==> flow/design.v <==
module flex_counter
#(
	parameter NUM_CNT_BITS = 4
)
(
	input wire clk,
	input wire n_rst,
	input wire clear,
	input wire count_enable,
	input wire [(NUM_CNT_BITS-1):0] rollover_val,
	output logic [(NUM_CNT_BITS-1):0] count_out,
	output logic rollover_flag
);
	logic [(NUM_CNT_BITS-1):0] next_count;  
	logic next_rollover_flag;
	always_ff @ (posedge clk, negedge n_rst) begin
	if (n_rst == 1'b0) begin  
		rollover_flag <= 0;
		count_out <= 0;
	end
	else begin
		count_out <= next_count;
		rollover_flag <= next_rollover_flag;
	end
	end
	always_comb begin
	  next_count = count_out;
	  next_rollover_flag = 0;
	  if (clear == 1'b1) begin 
		next_count = 0;
	  end
	  else if ((rollover_val == count_out) && (count_enable == 1)) begin
		next_count = 1;
	  end
	  else if (count_enable == 1) begin 
		next_count = count_out + 1; 
	  end
	  if (rollover_val == next_count) begin 
		next_rollover_flag = 1'b1; 
	  end
	end
endmodule
module counter(
    input clk,
          n_rst,
          cnt_up,
          clear,
    output one_k_samples
);
flex_counter 
					#(
                        .NUM_CNT_BITS(10)
					)
					A1 (
                    .clk(clk), 
					.n_rst(n_rst), 
					.clear(clear), 
					.count_enable(cnt_up), 	
					.rollover_val(10'd1000),
					.count_out(),
					.rollover_flag(one_k_samples)
                    );
endmodule
module magnitude(
    input logic  [16:0] in,
    output logic [15:0] out
);
always_comb begin
    if (in[16] == 1'b1) begin  
        out = ~(in[15:0]) + 1;
    end
    else begin
        out = in[15:0];
    end
end
endmodule
module datapath (
    input  logic        clk,
    input  logic        n_reset,
    input  logic [2:0]  op,
    input  logic [3:0]  src1,
    input  logic [3:0]  src2,
    input  logic [3:0]  dest,
    input  logic [15:0] ext_data1,
    input  logic [15:0] ext_data2,
    output logic [16:0] outreg_data,
    output logic        overflow
);
    logic        w_en;
    logic [1:0]  w_data_sel;
    logic [1:0]  alu_op;
    logic [16:0] src1_data, src2_data, alu_result, dest_data;
    always_comb begin
        w_en = 1'b0;
        w_data_sel = 2'b10;
        alu_op = 2'b00;
        case (op)
            3'b001: begin w_en = 1'b1; w_data_sel = 2'b10; alu_op = 2'b00; end
            3'b010: begin w_en = 1'b1; w_data_sel = 2'b00; end
            3'b011: begin w_en = 1'b1; w_data_sel = 2'b01; end
            3'b100: begin w_en = 1'b1; w_data_sel = 2'b10; alu_op = 2'b01; end
            3'b101: begin w_en = 1'b1; w_data_sel = 2'b10; alu_op = 2'b10; end
            3'b110: begin w_en = 1'b1; w_data_sel = 2'b10; alu_op = 2'b11; end
            default: ;
        endcase
    end
    alu CORE (.src1_data(src1_data), .src2_data(src2_data), .alu_op(alu_op),
              .result(alu_result), .overflow(overflow));
    always_comb begin
        case (w_data_sel)
            2'b00:   dest_data = {1'b0, ext_data1};
            2'b01:   dest_data = {1'b0, ext_data2};
            default: dest_data = alu_result;
        endcase
    end
    register_file RF (.clk(clk), .n_reset(n_reset), .w_en(w_en),
                      .r1_sel(src1), .r2_sel(src2), .w_sel(dest),
                      .w_data(dest_data), .r1_data(src1_data),
                      .r2_data(src2_data), .outreg_data(outreg_data));
endmodule
module alu (
    input  logic [16:0] src1_data,
    input  logic [16:0] src2_data,
    input  logic [1:0]  alu_op,
    output logic [16:0] result,
    output logic        overflow
);
    logic [17:0] large_sum, large_dif;
    logic [31:0] full_mult;
    assign large_sum = {src1_data[16], src1_data} + {src2_data[16], src2_data};
    assign large_dif = {src1_data[16], src1_data} - {src2_data[16], src2_data};
    assign full_mult = src1_data[15:0] * src2_data[15:0];
    always_comb begin
        case (alu_op)
            2'b00: begin result = src1_data; overflow = 1'b0; end
            2'b01: begin result = large_sum[16:0]; overflow = large_sum[17] ^ large_sum[16]; end
            2'b10: begin result = large_dif[16:0]; overflow = large_dif[17] ^ large_dif[16]; end
            default: begin result = {1'b0, full_mult[30:15]}; overflow = full_mult[31]; end
        endcase
    end
endmodule
module register_file (
    input  logic        clk,
    input  logic        n_reset,
    input  logic        w_en,
    input  logic [3:0]  r1_sel,
    input  logic [3:0]  r2_sel,
    input  logic [3:0]  w_sel,
    input  logic [16:0] w_data,
    output logic [16:0] r1_data,
    output logic [16:0] r2_data,
    output logic [16:0] outreg_data
);
    logic [16:0] regs_matrix [15:0];
    always_ff @ (posedge clk, negedge n_reset) begin
        if (!n_reset) begin
            for (int i = 0; i < 16; i++) regs_matrix[i] <= 17'd0;
        end
        else if (w_en) begin
            regs_matrix[w_sel] <= w_data;
        end
    end
    assign r1_data = regs_matrix[r1_sel];
    assign r2_data = regs_matrix[r2_sel];
    assign outreg_data = regs_matrix[0];
endmodule
module controller (
    input clk,
          n_rst,
    input logic dr,
                lc,
                overflow,
    output logic cnt_up,
                 clear,
                 modwait,
    output reg [2:0] op,
    output reg [3:0] src1,
                     src2,
                     dest,
    output logic err,
                 processed
);
typedef enum bit[4:0] {idle, 
                    eidle, 
                    eidle2,
                    load1, 
                    load2, 
                    load3, 
                    load4, 
                    coeff1, 
                    coeff2, 
                    coeff3, 
                    coeff4, 
                    store, 
                    check, 
                    zero, 
                    sort1, 
                    sort2, 
                    sort3, 
                    sort4, 
                    mul1, 
                    mul2, 
                    mul3, 
                    mul4, 
                    sub1, 
                    sub2, 
                    add1, 
                    add2, 
                    done
}firState;
firState curstate, nexstate;
logic next_modwait, next_processed;
always_ff @ (posedge clk, negedge n_rst) begin
    if (!n_rst)begin
    curstate <= idle;
    modwait <= 0;
    processed <= 0;
    end
    else begin
    curstate <= nexstate;
    modwait <= next_modwait;
    processed <= next_processed;
    end
end
always_comb begin
    nexstate = idle;
    err = 0;
    clear = 0;
    cnt_up = 0;
    next_modwait = 0;
    next_processed = 0;
    op = 3'b000;
    src1 = 4'd0;
    src2 = 4'd0;
    dest = 4'd0;
    case (curstate) 
        idle:
            begin
                next_modwait = 0; 
                clear = 0;
                cnt_up = 0;
                op = 3'b000;
                err = 0;
                if (lc) begin
                    nexstate = load1;
                end
                else if (dr) begin
                    nexstate = store;
                    next_modwait = 1;
                end
                else begin
                    nexstate = idle;
                end
            end
        eidle:
                begin
                    err = 1;
                    next_modwait = 0;
                    nexstate = eidle2;
                end
        eidle2:
                begin
                    err = 1;
                    if (lc) begin
                        nexstate = load1;
                    end
                    else if (dr) begin
                        nexstate = store;
                    end
                    else begin
                        nexstate = eidle2; 
                    end
                end
        load1:  
                begin
                    next_modwait = 1;
                    clear = 1;
                    err = 0;
                    op = 3'b011;
                    dest = 4'd5;  
                    nexstate = coeff1;
                end
        coeff1:  
                begin
                    next_modwait = 0;
                    clear = 0;
                    op = 3'b000;
                    if (lc) begin
                        nexstate = load2;
                    end
                    else begin
                        nexstate = coeff1;
                    end
                end
        load2:
                begin
                    next_modwait = 1;
                    op = 3'b011;
                    dest = 4'd6;  
                    nexstate = coeff2;
                end
        coeff2:  
                begin
                    next_modwait = 0;
                    op = 3'b000;
                    if (lc) begin
                        nexstate = load3;
                    end
                    else begin
                        nexstate = coeff2;
                    end
                end
        load3:
                begin
                    next_modwait = 1;
                    op = 3'b011;
                    dest = 4'd7;  
                    nexstate = coeff3;
                end
        coeff3:  
                begin
                    next_modwait = 0;
                    op = 3'b000;
                    if (lc) begin
                        nexstate = load4;
                    end
                    else begin
                    nexstate = coeff3;
                    end
                end
        load4:
                begin
                  next_modwait = 1;
                  op = 3'b011;
                  dest = 4'd8;  
                  nexstate = coeff4;
                end
        coeff4:  
                begin
                    next_modwait = 0;
                    op = 3'b000;
                    nexstate = idle;
                end
        store:  
                begin
                    if (dr) begin
                    cnt_up = 1;
                    next_modwait = 1;
                    op = 3'b010;
                    dest = 4'd9;  
                    nexstate = zero;
                    end
                    else begin
                        nexstate = eidle;
                    end
                end
        zero:
                begin
                    cnt_up = 0;
                    next_modwait = 1;
                    src1 = 4'd0;
                    src2 = 4'd0;
                    dest = 4'd0;  
                    op = 3'b101;  
                    nexstate = sort1;
                end
        sort1:
                begin
                    next_modwait = 1;
                    src1 = 4'd2;
                    dest = 4'd1;  
                    op = 3'b001;  
                    nexstate = sort2;
                end
        sort2:
                begin
                    next_modwait = 1;
                    src1 = 4'd3;
                    dest = 4'd2;  
                    op = 3'b001;  
                    nexstate = sort3;
                end
        sort3:
                begin
                    next_modwait = 1;
                    src1 = 4'd4;
                    dest = 4'd3;  
                    op = 3'b001;  
                    nexstate = sort4;
                end
        sort4:
                begin
                    next_modwait = 1;
                    src1 = 4'd9;
                    dest = 4'd4;  
                    op = 3'b001;  
                    nexstate = mul1;
                end
        mul1:
                begin
                    next_modwait = 1;
                    src1 = 4'd4; 
                    src2 = 4'd5; 
                    dest = 4'd9;  
                    op = 3'b110;  
                    nexstate = sub1;
                end
        sub1:
                begin
                    next_modwait = 1;
                    src1 = 4'd0;
                    src2 = 4'd9;
                    dest = 4'd0;  
                    op = 3'b101;  
                    if (overflow) begin
                        nexstate = eidle;
                        next_processed = 1;
                    end
                    else begin
                        nexstate = mul2;
                    end
                end
        mul2: 
                begin
                    next_modwait = 1;
                    src1 = 4'd3; 
                    src2 = 4'd6; 
                    dest = 4'd9;  
                    op = 3'b110;  
                    nexstate = add1;
                end
        add1:
                begin
                    next_modwait = 1;
                    src1 = 4'd0;
                    src2 = 4'd9;
                    dest = 4'd0;  
                    op = 3'b100;  
                    if (overflow) begin
                        nexstate = eidle;
                        next_processed = 1;
                    end
                    else begin
                        nexstate = mul3;
                    end
                end
        mul3:
                begin
                    next_modwait = 1;
                    src1 = 4'd2; 
                    src2 = 4'd7; 
                    dest = 4'd9;  
                    op = 3'b110;  
                    nexstate = sub2;
                end
        sub2:
                begin
                    next_modwait = 1;
                    src1 = 4'd0;
                    src2 = 4'd9;
                    dest = 4'd0;  
                    op = 3'b101;  
                    if (overflow) begin
                        nexstate = eidle;
                        next_processed = 1;
                    end
                    else begin
                        nexstate = mul4;
                    end
                end
        mul4:
                begin
                    next_modwait = 1;
                    src1 = 4'd1; 
                    src2 = 4'd8; 
                    dest = 4'd9;  
                    op = 3'b110;  
                    nexstate = add2;
                end
        add2:
                begin
                    next_modwait = 1;
                    src1 = 4'd0;
                    src2 = 4'd9;
                    dest = 4'd0;  
                    op = 3'b100;  
                    if (overflow) begin
                        nexstate = eidle;
                        next_processed = 1;
                    end
                    else begin
                        nexstate = done;
                        next_processed = 1;
                    end
                end
        done:
                begin
                    op = 3'b000;
                    next_modwait = 0;
                    nexstate = idle;
                end
    endcase
end
endmodule
module fir_filter(
    input clk,
          n_reset,
    input logic [15:0] sample_data,
                        fir_coefficient,
    input logic load_coeff,
                data_ready,
    output logic one_k_samples,
                 processed,
                 modwait,
    output logic [15:0] fir_out,
    output logic err
);
    logic  cnt_up,
          clear,
          overflow;
    logic [2:0] op;
    logic [3:0] src1, src2, dest;
    logic [16:0] outreg_data;  
    logic done;
    assign processed = done;
    controller    B1(
                    .clk(clk),
                    .n_rst(n_reset),
                    .dr(data_ready),
                    .lc(load_coeff),
                    .overflow(overflow),
                    .cnt_up(cnt_up),
                    .clear(clear),
                    .modwait(modwait),
                    .op(op),
                    .src1(src1),
                    .src2(src2),
                    .dest(dest),
                    .err(err),
                    .processed(done)
                    );
    counter   C1(
                    .clk(clk),
                    .n_rst(n_reset),
                    .cnt_up(cnt_up),
                    .clear(clear),
                    .one_k_samples(one_k_samples)
                    );
    datapath    D1(
                    .clk(clk),
                    .n_reset(n_reset),
                    .op(op),
                    .src1(src1),
                    .src2(src2),
                    .dest(dest),
                    .ext_data1(sample_data),
                    .ext_data2(fir_coefficient),
                    .outreg_data(outreg_data),
                    .overflow(overflow)
                    );
    magnitude   E1(
                    .in(outreg_data),
                    .out(fir_out)
                    );
endmodule
module coefficient_loader(
    input clk,
          n_reset,
    input logic new_coefficient_set,
    input logic modwait,
    output logic load_coeff,
    output logic [1:0] coefficient_num,
    output logic clear_new_coefficient
);
typedef enum bit [2:0] {IDLE, 
                        F0,
                        F1,
                        F2,
			            F3} loadState;	
loadState state, nexstate;
always_ff @ (posedge clk, negedge n_reset) begin
    if(!n_reset) begin
        state <= IDLE;
    end
    else begin
        state <= nexstate;
    end
end
always_comb begin
     nexstate = state;  
     coefficient_num = 2'b00;  
     load_coeff = 0;  
     clear_new_coefficient = 0;  
    case (state)
        IDLE:
            begin
                clear_new_coefficient = 0;
                if(new_coefficient_set && !modwait) begin
                    nexstate = F0;
                end
                else begin
                    nexstate = IDLE;
                end
            end
        F0:
            begin
                coefficient_num = 2'b00;  
                if(!modwait) begin
                    load_coeff = 1;  
                end
                else if (load_coeff && !modwait) begin
                    load_coeff = 0;  
                end
                else begin
                    nexstate = F1;  
                end
            end
        F1:
            begin
                coefficient_num = 2'b01;  
                if(!modwait) begin
                    load_coeff = 1;  
                end
                else if (load_coeff) begin
                    load_coeff = 0;  
                end
                else begin
                     nexstate = F2;  
                end
            end
        F2:
            begin
                 coefficient_num = 2'b10;  
                if(!modwait) begin
                    load_coeff = 1;  
                end
                else if (load_coeff) begin
                    load_coeff = 0;  
                end
                else begin
                    nexstate = F3;  
                end
            end
        F3:
            begin
                  coefficient_num = 2'b11;  
                if(!modwait) begin
                    load_coeff = 1;  
                end
                else if (load_coeff) begin
                    load_coeff = 0;  
                end
                else begin
                    nexstate = IDLE;  
                    clear_new_coefficient = 1;  
                end
            end
    endcase 
end
endmodule
module ahb_lite_slave(
    input   clk,
            n_rst,
    output logic [15:0] sample_data,
    output logic data_ready,
                new_coefficient_set,
    input logic clear_new_coefficient,
                processed,
    input logic [1:0] coefficient_num,
    output logic [15:0] fir_coefficient,
    input logic modwait,
    input logic [15:0] fir_out,
    input logic err,
                hsel,
    input logic [3:0] haddr,
    input logic hsize,
    input logic [1:0] htrans,
    input logic hwrite,
    input logic [15:0] hwdata,
    output logic [15:0] hrdata,
    output logic hresp
);
logic [15:0] [7:0] register, nexregister; 
logic [15:0] nexhrdata, nexfir_coefficient;
logic next_data_ready;
logic write1, nexwrite1;
logic [3:0]storeadd, nexstoreadd;
always_ff @ (posedge clk, negedge n_rst) begin
if(!n_rst) begin
    hrdata <= 0;
    data_ready <= 0;
    write1 <= 0;
    storeadd <= 0;
    register[0] <= 0;
    register[1] <= 0;
    register[2] <= 0;
    register[3] <= 0;
    register[4] <= 0;
    register[5] <= 0;
    register[6] <= 0;
    register[7] <= 0;
    register[8] <= 0;
    register[9] <= 0;
    register[10] <= 0;
    register[11] <= 0;
    register[12] <= 0;
    register[13] <= 0;
    register[14] <= 0;
    register[15] <= 0;
end
else begin
    hrdata <= nexhrdata;
    data_ready <= next_data_ready;
    write1 <= nexwrite1;
    storeadd <= nexstoreadd;
    register[0] <= nexregister[0];
    register[1] <= nexregister[1];
    register[2] <= nexregister[2];
    register[3] <= nexregister[3];
    register[4] <= nexregister[4];
    register[5] <= nexregister[5];
    register[6] <= nexregister[6];
    register[7] <= nexregister[7];
    register[8] <= nexregister[8];
    register[9] <= nexregister[9];
    register[10] <= nexregister[10];
    register[11] <= nexregister[11];
    register[12] <= nexregister[12];
    register[13] <= nexregister[13];
    register[14] <= nexregister[14];
    register[15] <= nexregister[15];
end
end
always_comb begin
    hresp = 0;  
    nexhrdata = 0;  
    if(processed) begin
        next_data_ready = 0;
    end
    else begin
        next_data_ready = data_ready;  
    end
    nexwrite1 = write1;  
    nexstoreadd = storeadd;  
    nexregister[0][0] = {modwait | new_coefficient_set | data_ready | write1 | (hsel & hwrite & (htrans == 2'd2))};  
    nexregister[0][7:1] = {7'd0};  
    nexregister[1][0] = {err};  
    nexregister[1][7:1] = {7'd0};  
    nexregister[2] = fir_out[7:0];
    nexregister[3] = fir_out[15:8];
    nexregister[4] = register[4];
    nexregister[5] = register[5];
    nexregister[6] = register[6];
    nexregister[7] = register[7];
    nexregister[8] = register[8];
    nexregister[9] = register[9];
    nexregister[10] = register[10];
    nexregister[11] = register[11];
    nexregister[12] = register[12];
    nexregister[13] = register[13];
    if (clear_new_coefficient) begin
        nexregister[14] = 8'h0000;
    end
    else begin
        nexregister[14] = register[14];
    end
    nexregister[15] = register[15];
            if (write1) begin
                nexwrite1 = 0;  
                if({storeadd[3:1], 1'b0} == 4'd4) 
                begin
                    next_data_ready = 1'b1;
                end
                nexregister[{storeadd[3:1], 1'b0}] = hwdata[7:0];  
                nexregister[{storeadd[3:1], 1'b1}] = hwdata[15:8];  
            end
    if (hsel)  
    begin
        if(haddr < 0  ||  14 < haddr)
        begin
            hresp = 1;
        end
        else
        begin
            if(hwrite && (htrans == 2'd2)) 
            begin
                if(!hsize)  
                begin
                    if(!((haddr == 0)
                    | (haddr == 1)
                    | (haddr == 2)
                    | (haddr == 3))) 
                    begin
                        if(haddr[3:1] == 4'd6) 
                        begin
                            next_data_ready = 1'b1;
                        end
                        nexregister[haddr] = hwdata;  
                    end
                    else  
                    begin
                            hresp = 1;  
                    end  
                end
                else  
                begin
                    if(!((haddr == 0)
                    | (haddr == 1)
                    | (haddr == 2)
                    | (haddr == 3))) 
                    begin
                        nexwrite1 = 1;  
                        nexstoreadd = haddr;  
                    end
                    else  
                    begin
                            hresp = 1;  
                    end  
                end
            end
            else 
            begin
                if(!hsize)  
                begin
                        nexhrdata = register[haddr];  
                end
                else  
                begin
                       nexhrdata[7:0] = nexregister[{haddr[3:1], 1'b0}];  
                       nexhrdata[15:8] = nexregister[{haddr[3:1], 1'b1}];  
                end
            end
        end
    end
end
assign fir_coefficient = {register[7 + (coefficient_num * 2)], register[6 + (coefficient_num * 2)]};
assign new_coefficient_set = {register[14][0]};
assign  sample_data = {register[5], register[4]};
endmodule
module ahb_lite_fir_filter(
    input clk,
          n_rst,
    input logic hsel,
    input logic [3:0] haddr,
    input logic hsize,
    input logic [1:0] htrans,
    input logic hwrite,
    input logic [15:0] hwdata,
    output logic [15:0] hrdata,
    output logic hresp
);
logic [15:0] fir_out, sample_data, fir_coefficient;
logic [1:0] coefficient_num;
logic processed, err, modwait, data_ready, new_coefficient_set, load_coeff, clear_new_coefficient;
ahb_lite_slave AHB (.clk(clk), 
                    .n_rst(n_rst),
                    .fir_out(fir_out),
                    .modwait(modwait),
                    .err(err),
                    .sample_data(sample_data),
                    .data_ready(data_ready),
                    .fir_coefficient(fir_coefficient),
                    .new_coefficient_set(new_coefficient_set),
                    .coefficient_num(coefficient_num),
                    .clear_new_coefficient(clear_new_coefficient),
                    .hsel(hsel),
                    .htrans(htrans),
                    .haddr(haddr),
                    .hsize(hsize),
                    .hwrite(hwrite),
                    .hwdata(hwdata),
                    .hrdata(hrdata),
                    .hresp(hresp),
                    .processed(processed));
coefficient_loader CFL  (.clk(clk),
                        .n_reset(n_rst),
                        .new_coefficient_set(new_coefficient_set),
                        .modwait(modwait),
                        .load_coeff(load_coeff),
                        .coefficient_num(coefficient_num),
                        .clear_new_coefficient(clear_new_coefficient));
fir_filter FF      (.clk(clk),
                  .n_reset(n_rst),
                  .sample_data(sample_data),
                  .fir_coefficient(fir_coefficient),
                  .load_coeff(load_coeff),
                  .data_ready(data_ready),
                  .one_k_samples(),
                  .modwait(modwait),
                  .fir_out(fir_out),
                  .err(err),
                  .processed(processed)
);
endmodule
# From RTL to reports: ahb_lite_fir_filter
# What the tools print for ahb_lite_fir_filter, step after step.
# Line numbers count from 1 in the design file above.
# Operators carry their Yosys type and port widths (W data, S select, Z words).
# Library cell names are shortened.
# Not given: -
[inputs]
top = "ahb_lite_fir_filter"
clock_port = "clk"
lib = "sky130hd"
lib_corner = "tt_025C_1v80"

# Word level
# Yosys after proc, flatten, opt, wreduce and memory -nomap, before mapping. Print and check cells are not counted.
[op_classes]
n_cmp = 2
shifts = 5
reduce_logical = 49
eq_ne = 109
n_mul = 1
logic = 14
mux = 108
div = 0
add_sub_neg = 5
[ops]
columns = ["op", "n"]
rows = [
  ["$mux W128", 6],
  ["$pmux W17 S16", 2],
  ["$mul A16 B16 Y32", 1],
  ["$shiftx A128 B8 Y8", 3],
  ["$mux W8", 36],
  ["$shiftx A128 B32 Y8", 2],
  ["$eq A4 B4 Y1 const B", 32],
  ["$pmux W5 S24", 1],
  ["$logic_not A32 Y1", 3],
  ["$eq A4 B3 Y1 const B", 16],
  ["$mux W16", 4],
  ["$pmux W17 S3", 1],
  ["$eq A5 B5 Y1 const B", 10],
  ["$pmux W4 S10", 1],
  ["$pmux W4 S5", 2],
  ["$pmux W17 S2", 1],
  ["$reduce_and A2 Y1", 16],
  ["$eq A4 B2 Y1 const B", 8],
  ["$mux W4", 8],
  ["$eq A5 B4 Y1 const B", 6],
  ["$mux W1", 28],
  ["$eq A3 B3 Y1 const B", 9],
  ["$reduce_or A4 Y1", 5],
  ["$eq A5 B3 Y1 const B", 4],
  ["$mux W5", 4],
  ["$add A17 B17 Y18", 1],
  ["$sub A17 B17 Y18", 1],
  ["$eq A3 B2 Y1 const B", 6],
]
# Other operator kinds: 37; their cells: 76.
[bits]
input_bits = 27
ram_bits = 0
rom_bits = 0
out_inout_bits = 17
elab_cells = 318
clocked_rd_ports_x_width = 0
latch_bits = 0
regBits = 432
memories = 0

# Logic depth
# Yosys ltp: most cells in a row. Word level: on the elaborated netlist, between registers, memories and ports. Mapped: between sequential cells and ports; inverters and the memories' decode and read muxes count.
[depth]
depth_word = 13
abc_area = 0
mapped_depth = 35
mapped_depth_nobuf = 31

# Synthesis result
# Source: synth_stat.txt of the flow (Yosys; design flattened, memories mapped). It holds for the ABC_AREA given above (unset counts as 0); a run with the other value may have another netlist.
# The area totals of this step are shown rounded.
[mapped]
buf_cells = 223
seqArea_mm2 = 0.011
area_mm2 = 0.032
mapped_cells = 3523
flip_flops = 420
[types]
columns = ["cell", "n", "area_total_um2"]
rows = [
  ["dfrtp_1", 418, 1.05E+04],
  ["fa_1", 195, 3.9E+03],
  ["mux2_2", 161, 1.81E+03],
  ["nand2_1", 455, 1.71E+03],
  ["ha_1", 136, 1.7E+03],
  ["nor2_1", 401, 1.51E+03],
  ["a21oi_1", 290, 1.45E+03],
  ["mux4_2", 48, 1.08E+03],
  ["inv_1", 278, 1.04E+03],
  ["mux2i_1", 89, 890.854],
  ["o21ai_0", 146, 730.701],
  ["clkbuf_1", 168, 630.605],
  ["a221oi_1", 38, 332.819],
  ["a22oi_1", 43, 322.81],
  ["a211oi_1", 38, 285.274],
  ["nor2b_1", 34, 212.704],
  ["a21o_1", 28, 210.202],
  ["a311oi_1", 24, 210.202],
]
# Not listed: further types 64, cells in them 533.
# The figures by module come from a second, unflattened synthesis with its own total; it is not the netlist above.
[unflattened]
cells_unflattened = 3668
hier_area_mm2 = 0.038
# Each row is one instance without its submodules.
[modules]
columns = ["mod", "mod_area_mm2", "n_inst", "cells", "mod_seq_area_mm2"]
rows = [
  ["register_file", 0.015, 1, 1364, 0.0068],
  ["alu", 0.01, 1, 1199, 0],
  ["ahb_lite_slave", 0.0092, 1, 805, 0.0037],
  ["controller", 0.001, 1, 76, 0.0007],
  ["flex_counter #(NUM_CNT_BITS=10)", 0.00099, 1, 112, 0.00028],
  ["datapath", 0.00051, 1, 44, 0],
  ["magnitude", 0.00036, 1, 48, 0],
  ["coefficient_loader", 0.00022, 1, 18, 0.00013],
  ["counter", 0.0000075, 1, 2, 0],
  ["ahb_lite_fir_filter", 0, 1, 0, 0],
  ["fir_filter", 0, 1, 0, 0],
]

# Timing after synthesis
# Source: OpenSTA report_checks on the synthesized netlist (no wires, ideal clock, input and output delay 20% of the period each), path of least setup slack; recovery checks are left aside. Register names are those of the netlist, which keeps one name where synthesis merged equal registers.
[synth_path]
path_type = "flip-flop to flip-flop"
startpoint = "register FF.B1.curstate"
endpoint = "register FF.D1.RF.regs_matrix[14][7]"
slack_ps = 3823
setup_time_ps = 133
delay_ps = 8177
driving_pins = 32
n_path_buf = 4
t_arrival_ps = 8044
t_first_pin_ps = 0
required_time_ps = 11867
period_ps = 12000
period_less_setup_slack_ps = 8177
# "delay_ps" = arrival - input delay + setup time.
# "driving_pins": output pins that drive a net of the path, with the launching flip-flop's if there is one; two outputs of one cell count as two.
# "period_less_setup_slack_ps" = period - worst setup slack (recovery checks aside). The figure is calculated, with input and output delays left at 20% of the set period.
# Where an end lacks its bit number, it is one bit of the signal, or one of the new flip-flops if synthesis recoded a state register.
# Between the ends stands the longest chain of elaborated cells between them, by number of cells; it is not shown to be the way that was timed. Of several equally long chains one is given.
# A line is the first line of the expression or statement that the cell stems from. Yosys adds cells for indexed reads and writes and turns some case tables into memories.
[synth_between]
cell_sequence = "dfrtp_1 or4_1 buf_2 nor3_1 clkbuf_1 a22oi_1 a31oi_1 clkbuf_1 ha_1 inv_1 fa_1 inv_1 fa_1 inv_1 fa_1 inv_1 fa_1 fa_1 inv_1 fa_1 inv_1 ha_1 a21oi_1 o21a_1 nor3b_1 and2_1 and3_1 o31a_1 xnor2_1 a21oi_1 buf_2 a21oi_1"
elab_chain_cells = 8
cells_between = 87
cone_lines = 10
classes_between = "2 x add/sub; 1 x mul; 58 x eq/ne; 11 x mux; 15 x reduce/logical"
[synth_rtl]
columns = ["element", "line_no", "source"]
rows = [
  ["from (decl)", 211, "firState curstate, nexstate;"],
  ["from (assign)", 215, "curstate <= idle;"],
  ["from (assign)", 220, "curstate <= nexstate;"],
  ["$eq A5 B5 Y1", 236, "case (curstate)"],
  ["$reduce_or A2 Y1", "-", ""],
  ["$pmux W4 S5", 236, ""],
  ["$eq A4 B4 Y1", 163, "assign r1_data = regs_matrix[r1_sel];"],
  ["$pmux W17 S16", 163, ""],
  ["$mul A16 B16 Y32", 132, "assign full_mult = src1_data[15:0] * src2_data[15:0];"],
  ["$pmux W17 S3", 134, "case (alu_op)"],
  ["$pmux W17 S2", 110, "case (w_data_sel)"],
  ["to (assign)", 157, "for (int i = 0; i < 16; i++) regs_matrix[i] <= 17'd0;"],
  ["to (assign)", 160, "regs_matrix[w_sel] <= w_data;"],
  ["to (decl)", 154, "logic [16:0] regs_matrix [15:0];"],
]

# Path in the finished layout
# Path of least setup slack in the final report of record 1 (OpenROAD, finished layout, wires in). Where an end is a register, its clock arrival counts in the times.
# The path's times are printed in steps of 10 ps; the period is the one set.
[layout_path]
path_type = "flip-flop to flip-flop"
startpoint = "register FF.B1.curstate"
endpoint = "register FF.D1.RF.regs_matrix[15][7]"
driving_pins = 33
required_time_ps = 12460
period_ps = 11900
n_path_buf = 7
t_first_pin_ps = 630
slack_ps = 3470
setup_time_ps = 80
t_arrival_ps = 8980
# Where an end lacks its bit number, it is one bit of the signal, or one of the new flip-flops if synthesis recoded a state register.
# Between the ends stands the longest chain of elaborated cells between them, by number of cells; it is not shown to be the way that was timed. Of several equally long chains one is given.
[layout_between]
cell_sequence = "dfrtp_2 nor4_4 buf_4 a21oi_4 buf_12 clkbuf_4 a221oi_1 nand3_2 o21ai_4 buf_4 nor2_1 fa_1 inv_1 fa_1 inv_1 fa_1 fa_1 fa_1 inv_1 fa_1 inv_1 ha_4 nand2_1 o21a_1 nor3b_4 a22o_2 buf_4 o31a_1 xnor2_2 a21oi_4 buf_12 buf_4 o21ai_0"
elab_chain_cells = 8
cells_between = 87
cone_lines = 10
classes_between = "2 x add/sub; 1 x mul; 58 x eq/ne; 11 x mux; 15 x reduce/logical"
[layout_rtl]
columns = ["element", "line_no", "source"]
rows = [
  ["from (decl)", 211, "firState curstate, nexstate;"],
  ["from (assign)", 215, "curstate <= idle;"],
  ["from (assign)", 220, "curstate <= nexstate;"],
  ["$eq A5 B5 Y1", 236, "case (curstate)"],
  ["$reduce_or A2 Y1", "-", ""],
  ["$pmux W4 S5", 236, ""],
  ["$eq A4 B4 Y1", 163, "assign r1_data = regs_matrix[r1_sel];"],
  ["$pmux W17 S16", 163, ""],
  ["$mul A16 B16 Y32", 132, "assign full_mult = src1_data[15:0] * src2_data[15:0];"],
  ["$pmux W17 S3", 134, "case (alu_op)"],
  ["$pmux W17 S2", 110, "case (w_data_sel)"],
  ["to (assign)", 157, "for (int i = 0; i < 16; i++) regs_matrix[i] <= 17'd0;"],
  ["to (assign)", 160, "regs_matrix[w_sel] <= w_data;"],
  ["to (decl)", 154, "logic [16:0] regs_matrix [15:0];"],
]

# Flow measurements of ahb_lite_fir_filter on sky130hd: 3 stored runs with different settings, listed in no order. Input and output delays are each 20% of the period that was set; the output load is 0.01 pF.
# "period_less_ws_ps" = clock period - worst setup slack. The figure is calculated, with input and output delays left at 20% of the set period.
# "worstPathTime_ps" = time allowed to the worst setup path (clock period - input delay - output delay, where it has them) - its slack; a late launch clock adds to it, a late capture clock takes from it.
# "design_power_mw" rests on the timing tool's default activity at the inputs, not on a simulated workload.
# "worstPathTime_ps" is known to 10 ps.
# Results are given in rounded form.

[[run]]
name = "record 1"
[run.settings]
CAP_MARGIN = 15
CELL_PAD_IN_SITES_DETAIL_PLACEMENT = 0
CELL_PAD_IN_SITES_GLOBAL_PLACEMENT = 1
CORE_MARGIN = 4
CORE_UTILIZATION = 37
GPL_ROUTABILITY_DRIVEN = 1
GPL_TIMING_DRIVEN = 0
MAX_ROUTING_LAYER = "met4"
PLACE_DENSITY_LB_ADDON = 0.18
SETUP_SLACK_MARGIN = 3.35
SLEW_MARGIN = 15
period_ns = 11.9
[run.results]
tns_ps = 0
utilization_pct = 45
final_die_area_mm2 = 0.092
hold_worst_slack_ps = 370
design_power_mw = 3.4
cell_area_final_mm2 = 0.038
fin_ws_ps = 3500
synth_area_mm2 = 0.032
worstPathTime_ps = 8430
worst_setup_path_type = "flip-flop to flip-flop"
period_less_ws_ps = 8428

[[run]]
name = "record 2"
[run.settings]
CORE_UTILIZATION = 40
SETUP_SLACK_MARGIN = 0.07
period_ns = 10.0
CAP_MARGIN = 20
CORE_MARGIN = 2
SLEW_MARGIN = 20
[run.results]
synth_area_mm2 = 0.032
hold_worst_slack_ps = 440
design_power_mw = 4.1
worstPathTime_ps = 9360
worst_setup_path_type = "flip-flop to flip-flop"
cell_area_final_mm2 = 0.036
tns_ps = 0
fin_ws_ps = 640
utilization_pct = 45
final_die_area_mm2 = 0.083
period_less_ws_ps = 9357

[[run]]
name = "record 3"
[run.settings]
CAP_MARGIN = 15
CORE_ASPECT_RATIO = 0.74
CORE_MARGIN = 5
CORE_UTILIZATION = 20
HOLD_SLACK_MARGIN = -0.1
PLACE_DENSITY_LB_ADDON = 0.04
SETUP_SLACK_MARGIN = 0.44
period_ns = 10.0
SLEW_MARGIN = 20
[run.results]
tns_ps = 0
hold_worst_slack_ps = 390
utilization_pct = 24
synth_area_mm2 = 0.032
design_power_mw = 4.4
period_less_ws_ps = 9143
final_die_area_mm2 = 0.17
fin_ws_ps = 860
worstPathTime_ps = 9140
worst_setup_path_type = "flip-flop to flip-flop"
cell_area_final_mm2 = 0.038
